==> flow/design.v <==
module uart_tx #(
    parameter BAUD_DIV = 434
) (
    input logic clk,
    input logic rst_n,
    input logic tx_start,
    input logic [7:0] data_in,
    output logic tx_busy,
    output logic tx
);
    logic [9:0] tx_shift;   
    logic [3:0] bit_count;
    logic [11:0] baud_counter;
    logic tx_active;
    always_ff @(posedge clk or negedge rst_n) begin
        if (!rst_n) begin
            tx_active <= 0;
            baud_counter <= 0;
            tx_busy <= 0;
            tx <= 1;   
        end else begin
            if (tx_start && !tx_active) begin
                tx_active <= 1;
                tx_shift <= {1'b1, data_in, 1'b0};   
                baud_counter <= BAUD_DIV;
                bit_count <= 0;
                tx_busy <= 1;
            end else if (tx_active) begin
                if (baud_counter == 0) begin
                    baud_counter <= BAUD_DIV;
                    tx <= tx_shift[0];   
                    tx_shift <= {1'b1, tx_shift[9:1]};   
                    bit_count <= bit_count + 1;
                    if (bit_count == 9) begin   
                        tx_active <= 0;
                        tx_busy <= 0;
                    end
                end else begin
                    baud_counter <= baud_counter - 1;
                end
            end
        end
    end
endmodule
module uart_rx #(
    parameter BAUD_DIV = 434   
) (
    input logic clk,
    input logic rst_n,
    input logic rx,
    output logic [7:0] data_out,
    output logic data_valid,
	 	output logic [7:0] leds
);
    logic [11:0] baud_counter;
    logic [3:0] bit_count;
    logic [7:0] rx_shift;
    logic rx_active;
    always_ff @(posedge clk or negedge rst_n) begin
        if (!rst_n) begin
            baud_counter <= 0;
            bit_count <= 0;
            rx_active <= 0;
            data_valid <= 0;
            rx_shift <= 8'b0;   
        end else begin
            if (!rx_active && !rx) begin
                rx_active <= 1;
                baud_counter <= BAUD_DIV / 2;
                bit_count <= 0;
                rx_shift <= 8'b0;   
            end else if (rx_active) begin
                if (baud_counter == 0) begin
                    baud_counter <= BAUD_DIV;
                    if (bit_count < 9) begin
                        rx_shift <= {rx, rx_shift[7:1]};   
                        bit_count <= bit_count + 1;
                    end else begin
                        rx_active <= 0;
                        data_out <= rx_shift;  
								leds <= rx_shift;
                        data_valid <= 1;
                    end
                end else begin
                    baud_counter <= baud_counter - 1;
                end
            end else begin
                data_valid <= 0;
            end
        end
    end
endmodule
module uart_edge_detection (
    input logic clk,           
    input logic rst_n,         
    input logic uart_rx,       
    output logic uart_tx,      
    output logic led_rx,       
    output logic led_tx,       
    output logic data_ready    
);
    parameter CLOCK_FREQ = 50000000;    
    parameter BAUD_RATE  = 115200;
    parameter BAUD_DIV   = CLOCK_FREQ / BAUD_RATE;
    parameter THRESHOLD  = 4;           
    logic [7:0] rx_data;
    logic rx_done;
    logic [7:0] processed_data;
    logic tx_start;
    logic tx_busy;
    logic [7:0] image_data [0:63];     
    logic [7:0] conv_result [0:35];    
    logic [5:0] rx_counter;            
    logic [5:0] tx_counter;            
    typedef enum logic [1:0] {IDLE, RECEIVE, PROCESS, SEND} state_t;
    state_t state, next_state;
    uart_rx #(
        .BAUD_DIV(BAUD_DIV)
    ) uart_receiver (
        .clk(clk),
        .rst_n(rst_n),
        .rx(uart_rx),
        .data_out(rx_data),
        .data_valid(rx_done)
    );
    uart_tx #(
        .BAUD_DIV(BAUD_DIV)
    ) uart_transmitter (
        .clk(clk),
        .rst_n(rst_n),
        .tx_start(tx_start),
        .data_in(processed_data),
        .tx_busy(tx_busy),
        .tx(uart_tx)
    );
    always_ff @(posedge clk or negedge rst_n) begin
        if (!rst_n)
            state <= IDLE;
        else
            state <= next_state;
    end
    always_comb begin
        case (state)
            IDLE:      next_state = (rx_done) ? RECEIVE : IDLE;
            RECEIVE:   next_state = (rx_counter == 6'd63 && rx_done) ? PROCESS : RECEIVE;
            PROCESS:   next_state = SEND;
            SEND:      next_state = (tx_counter == 6'd36 && !tx_busy) ? IDLE : SEND;
            default:   next_state = IDLE;
        endcase
    end
    always_ff @(posedge clk or negedge rst_n) begin
        if (!rst_n) begin
            rx_counter <= 6'd0;
        end else if ((state == IDLE || state == RECEIVE) && rx_done) begin
            image_data[rx_counter] <= rx_data;
            rx_counter <= rx_counter + 1;
        end else if (state == IDLE) begin
            rx_counter <= 6'd0;
        end
    end
    integer i, j, k, l;
    reg [3:0] sum;
    always_ff @(posedge clk or negedge rst_n) begin
        if (!rst_n) begin
            for (i = 0; i < 36; i = i + 1)
                conv_result[i] <= 8'd0;
        end else if (state == PROCESS) begin
            for (i = 0; i < 6; i = i + 1) begin
                for (j = 0; j < 6; j = j + 1) begin
                    sum = 0;
                    for (k = 0; k < 3; k = k + 1) begin
                        for (l = 0; l < 3; l = l + 1) begin
                            sum = sum + image_data[(i + k) * 8 + (j + l)][0];
                        end
                    end
                    conv_result[i * 6 + j] <= (sum >= THRESHOLD) ? 8'b1 : 8'b0;
                end
            end
        end
    end
    always_ff @(posedge clk or negedge rst_n) begin
        if (!rst_n) begin
            tx_counter <= 6'd0;
            tx_start <= 1'b0;
            processed_data <= 8'd0;
        end else if (state == SEND) begin
            if (!tx_busy && !tx_start) begin
                tx_start <= 1'b1;
                processed_data <= conv_result[tx_counter];
                tx_counter <= tx_counter + 1;
            end else if (tx_start && tx_busy) begin
                tx_start <= 1'b0;
            end
        end else begin
            tx_counter <= 6'd0;
            tx_start <= 1'b0;
        end
    end
    always_ff @(posedge clk or negedge rst_n) begin
        if (!rst_n) begin
            led_rx <= 1'b0;
            led_tx <= 1'b0;
            data_ready <= 1'b0;
        end else begin
            led_rx <= (state == RECEIVE) ? rx_done : 1'b0;
            led_tx <= (state == SEND) ? ~tx_busy : 1'b0;
            data_ready <= (state == SEND);  
        end
    end
endmodule
# Tool chain data of uart_edge_detection
# Each step is given for the RTL above and for the edited RTL.
# "before" refers to lines of the RTL above, "after" to lines of the edited file.
# "change" is "after" less "before", of the values as shown.
# Library cell names are shortened.
# Not given: n/a
[inputs] design="uart_edge_detection" clk_port="clk" library="sky130hd" lib_corner="tt_025C_1v80"

# Diff
# The edit as a unified diff against the file above.
# This change comes from a script, not from a designer; no optimisation was intended.
# begin of diff
@@ -73,5 +73,5 @@
                 if (baud_counter == 0) begin
                     baud_counter <= BAUD_DIV;
-                    if (bit_count < 9) begin
+                    if (bit_count != 9) begin
                         rx_shift <= {rx, rx_shift[7:1]};   
                         bit_count <= bit_count + 1;
# end of diff

# After elaboration
# Source: Yosys, flattened and elaborated. Widths are those after wreduce. Registers that Yosys merges into a memory's read port (data or address) are not register bits. Print and check cells do not count. Equal cells are merged and count once.
[classes] element="add_sub_neg" before=294 after=294 change=0
[classes] element="cmp" before=37 after=36 change=-1
[classes] element="equal" before=107 after=108 change=1
[classes] element="mux" before=84 after=84 change=0
[classes] element="bitwise" before=4 after=4 change=0
[classes] element="reduce_logical" before=96 after=96 change=0
[op_table] op="4-bit < comparator with constant B" before=1 after=0 change=-1
[op_table] op="4-bit != test with constant B" before=0 after=1 change=1
# Operator kinds equal on both sides are left out: 40.
[word_totals] element="reg_bits" before=434 after=434 change=0
[word_totals] element="input_bits" before=3 after=3 change=0
[word_totals] element="word_cells" before=743 after=743 change=0

# Depth
# Depth = most cells in a row (Yosys ltp): at word level without a register or memory, in the mapped netlist without a sequential cell, where the memories' decode and read muxes count.
[logic_depth] element="depth_word" before=10 after=10 change=0
[logic_depth] element="ABC_AREA" before="0" after="0"
[logic_depth] element="ltp_mapped" before=9 after=9 change=0

# Synthesis result
# Source: synth_stat.txt of the flow (Yosys; design flattened, memories mapped). It holds for the ABC_AREA given above (unset counts as 0); a run with the other value may have another netlist.
[by_type] cell_type="nand3_1" before=8 after=20 change=12
[by_type] cell_type="nand2_1" before=70 after=59 change=-11
[by_type] cell_type="clkbuf_1" before=26 after=32 change=6
[by_type] cell_type="o21ai_0" before=28 after=33 change=5
[by_type] cell_type="nor3_1" before=15 after=10 change=-5
[by_type] cell_type="and2_1" before=14 after=10 change=-4
[by_type] cell_type="or3_1" before=8 after=4 change=-4
[by_type] cell_type="nor2_1" before=140 after=137 change=-3
[by_type] cell_type="nand4_1" before=6 after=3 change=-3
[by_type] cell_type="a221oi_1" before=5 after=2 change=-3
[by_type] cell_type="o211ai_1" before=3 after=0 change=-3
[by_type] cell_type="o22ai_1" before=1 after=4 change=3
[by_type] cell_type="inv_1" before=227 after=225 change=-2
[by_type] cell_type="a21oi_1" before=53 after=51 change=-2
[by_type] cell_type="a21o_1" before=40 after=42 change=2
[by_type] cell_type="nor2b_1" before=13 after=11 change=-2
[by_type] cell_type="mux2i_1" before=4 after=6 change=2
[by_type] cell_type="nand4b_1" before=1 after=3 change=2
# Cell types equal on both sides are left out: 18.
# Not every row of either side is listed.
[synth_totals] element="mapped_cells" before=1220 after=1204 change=-16
[synth_totals] element="yosys_area_um2" before=12634.6 after=12503.2 change=-131.4
[synth_totals] element="seq_area_um2" before=4797.1 after=4797.1 change=0.0
[synth_totals] element="ffs" before=176 after=176 change=0
# The figures by module come from a second, unflattened synthesis with its own total; it is not the netlist above.
[hier_totals] element="hier_cells" before=1223 after=1232 change=9
[hier_totals] element="hier_area_um2" before=12972.4 after=13035.0 change=62.6
# Rows give one instance, submodules left out.
[by_module_before] mod="uart_edge_detection" instances=1 cells=956 mod_area_um2=9962.1
[by_module_before] mod="uart_rx #(BAUD_DIV=434)" instances=1 cells=153 mod_area_um2=1670.4
[by_module_before] mod="uart_tx #(BAUD_DIV=434)" instances=1 cells=114 mod_area_um2=1340.0
[by_module_after] mod="uart_edge_detection" instances=1 cells=969 mod_area_um2=10045.9
[by_module_after] mod="uart_rx #(BAUD_DIV=434)" instances=1 cells=149 mod_area_um2=1649.1
[by_module_after] mod="uart_tx #(BAUD_DIV=434)" instances=1 cells=114 mod_area_um2=1340.0

# Path before layout
# Source: OpenSTA report_checks on the synthesized netlist (no wires, ideal clock, input and output delay 20% of the period each), path of least setup slack; recovery checks are left aside. Register names are those of the netlist, which keeps one name where synthesis merged equal registers.
[synth_timing] element="path_kind" before="in2reg" after="in2reg"
[synth_timing] element="from" before="input uart_rx" after="input uart_rx"
[synth_timing] element="to" before="register uart_receiver.rx_shift[7]" after="register uart_receiver.bit_count[3]"
[synth_timing] element="period_ps" before=20000 after=20000 change=0
[synth_timing] element="in_delay_ps" before=4000 after=4000 change=0
[synth_timing] element="launch_ps" before=4000 after=4000 change=0
[synth_timing] element="arrival_ps" before=4723 after=5133 change=410
[synth_timing] element="setup_slack_ps" before=15152 after=14789 change=-363
[synth_timing] element="path_delay_ps" before=848 after=1211 change=363
[synth_timing] element="driving_pins" before=3 after=5 change=2
[synth_timing] element="path_buffers" before=0 after=1 change=1
[synth_timing] element="synth_period_reached_ps" before=4848 after=5211 change=363
# "path_delay_ps" = arrival - input delay + setup time.
# "driving_pins": output pins that drive a net of the path, with the launching flip-flop's if there is one; two outputs of one cell count as two.
# "synth_period_reached_ps" is the clock period less the worst setup slack; recovery checks do not enter. This is arithmetic on one report: input and output delays are still those of the set period (20% each).
# Between the ends stands the longest chain of elaborated cells between them, by number of cells; it is not shown to be the way that was timed. Of several equally long chains one is given.
# A line is the first line of the expression or statement that the cell stems from. Yosys adds cells for indexed reads and writes and turns some case tables into memories.
# At most two assigning lines are given for a register; there are more.
[synth_between_before] cell_sequence="nand2b_1 -> and3_4 -> mux2_2" elab_chain_cells=4
[synth_rtl_before] element="start, declared" line=96 text="input logic uart_rx,"
[synth_rtl_before] element="8-bit two-way mux" line=75 text="if (bit_count < 9) begin"
[synth_rtl_before] element="8-bit two-way mux" line=73 text="if (baud_counter == 0) begin"
[synth_rtl_before] element="8-bit two-way mux" line=72 text="end else if (rx_active) begin"
[synth_rtl_before] element="8-bit two-way mux" line=67 text="if (!rx_active && !rx) begin"
[synth_rtl_before] element="end, assigned" line=65 text="rx_shift <= 8'b0;"
[synth_rtl_before] element="end, assigned" line=76 text="rx_shift <= {rx, rx_shift[7:1]};"
[synth_rtl_before] element="end, declared" line=57 text="logic [7:0] rx_shift;"
[synth_between_after] cell_sequence="or2_2 -> a21o_1 -> clkbuf_1 -> or3_1 -> a21oi_1" elab_chain_cells=4
[synth_rtl_after] element="start, declared" line=96 text="input logic uart_rx,"
[synth_rtl_after] element="1-bit zero test" line=67 text="if (!rx_active && !rx) begin"
[synth_rtl_after] element="1-bit logical AND" line=67
[synth_rtl_after] element="2-bit nonzero test"
[synth_rtl_after] element="3-bit AND reduction"
[synth_rtl_after] element="end, assigned" line=70 text="bit_count <= 0;"
[synth_rtl_after] element="end, assigned" line=77 text="bit_count <= bit_count + 1;"
[synth_rtl_after] element="end, declared" line=56 text="logic [3:0] bit_count;"

# Worst path after layout
# From the final timing report of the runs of pair A: the path of least setup slack in the routed layout; clock arrival at registers is part of the times.
# The report prints the path's times to 10 ps; the period is as set.
[layout_timing] element="path_kind" before="in2reg" after="in2reg"
[layout_timing] element="from" before="input rst_n" after="input rst_n"
[layout_timing] element="to" before="register uart_transmitter.tx_shift[3]" after="register image_data[47]"
[layout_timing] element="period_ps" before=20000 after=20000 change=0
[layout_timing] element="in_delay_ps" before=4000 after=4000 change=0
[layout_timing] element="launch_ps" before=4000 after=4000 change=0
[layout_timing] element="arrival_ps" before=5770 after=6030 change=260
[layout_timing] element="setup_slack_ps" before=14300 after=14110 change=-190
[layout_timing] element="driving_pins" before=3 after=5 change=2
[layout_timing] element="path_buffers" before=2 after=2 change=0
# Between the ends stands the longest chain of elaborated cells between them, by number of cells; it is not shown to be the way that was timed. Of several equally long chains one is given.
[layout_between_before] cell_sequence="buf_4 -> buf_4 -> and2_1" elab_chain_cells=1
[layout_rtl_before] element="start, declared" line=95 text="input logic rst_n,"
[layout_rtl_before] element="3-bit AND reduction"
[layout_rtl_before] element="end, assigned" line=24 text="tx_shift <= {1'b1, data_in, 1'b0};"
[layout_rtl_before] element="end, assigned" line=32 text="tx_shift <= {1'b1, tx_shift[9:1]};"
[layout_rtl_before] element="end, declared" line=11 text="logic [9:0] tx_shift;"
[layout_between_after] cell_sequence="buf_4 -> buf_4 -> and3_1 -> nand3_1 -> nor2_1" elab_chain_cells=1
[layout_rtl_after] element="start, declared" line=95 text="input logic rst_n,"
[layout_rtl_after] element="3-bit AND reduction"
[layout_rtl_after] element="end, assigned" line=155 text="image_data[rx_counter] <= rx_data;"

# Layout results
# Runs of the flow (Yosys, OpenROAD) on both versions; the two runs of a pair have the same settings. The constraints put input and output delay at 20% of the set period each and load the outputs with 0.01 pF.
[settings_pair_A] CORE_UTILIZATION=40 period_ns=20.0 CAP_MARGIN=20 CORE_MARGIN=2 SLEW_MARGIN=20
[measured_pair_A] element="yosys.chip_area_um2" before=12634.6 after=12503.2 change=-131.4
[measured_pair_A] element="design.die.area_um2" before=33024.0 after=32688.6 change=-335.4
[measured_pair_A] element="layout_stdcell_area_um2" before=13675.6 after=13563.0 change=-112.6
[measured_pair_A] element="util_pct" before=43.7 after=44.2 change=0.5
[measured_pair_A] element="setup_worst_slack_ps" before=14298 after=14108 change=-190
[measured_pair_A] element="total_negative_slack_ps" before=0 after=0 change=0
[measured_pair_A] element="timing.hold.ws_ps" before=460 after=415 change=-45
[measured_pair_A] element="power_uw" before=787.7 after=783.2 change=-4.5
[measured_pair_A] element="clock_period_reached_ps" before=5702 after=5892 change=190
[settings_pair_B] CAP_MARGIN=5 CELL_PAD_IN_SITES_DETAIL_PLACEMENT=1 CORE_ASPECT_RATIO=1.45 CORE_MARGIN=9 CORE_UTILIZATION=31 CTS_CLUSTER_DIAMETER=216 CTS_CLUSTER_SIZE=79 GPL_TIMING_DRIVEN=1 MIN_ROUTING_LAYER="met2" PLACE_DENSITY=0.43 SETUP_SLACK_MARGIN=0.05 SLEW_MARGIN=15 period_ns=3.81
[measured_pair_B] element="yosys.chip_area_um2" before=12634.6 after=12503.2 change=-131.4
[measured_pair_B] element="design.die.area_um2" before=48474.5 after=48011.4 change=-463.1
[measured_pair_B] element="layout_stdcell_area_um2" before=13967.1 after=13924.6 change=-42.5
[measured_pair_B] element="util_pct" before=34.8 after=34.9 change=0.1
[measured_pair_B] element="setup_worst_slack_ps" before=445 after=383 change=-62
[measured_pair_B] element="total_negative_slack_ps" before=0 after=0 change=0
[measured_pair_B] element="power_uw" before=4118 after=4023 change=-95
[measured_pair_B] element="clock_period_reached_ps" before=3365 after=3427 change=62
# By "clock_period_reached_ps" is meant the clock period of the run minus its worst setup slack. This is arithmetic on one report: input and output delays are still those of the set period (20% each).
# By "power_uw" is meant OpenSTA's value without simulated activity: inputs other than the clock are taken to toggle once in ten clock periods, and the tool carries that through the logic.
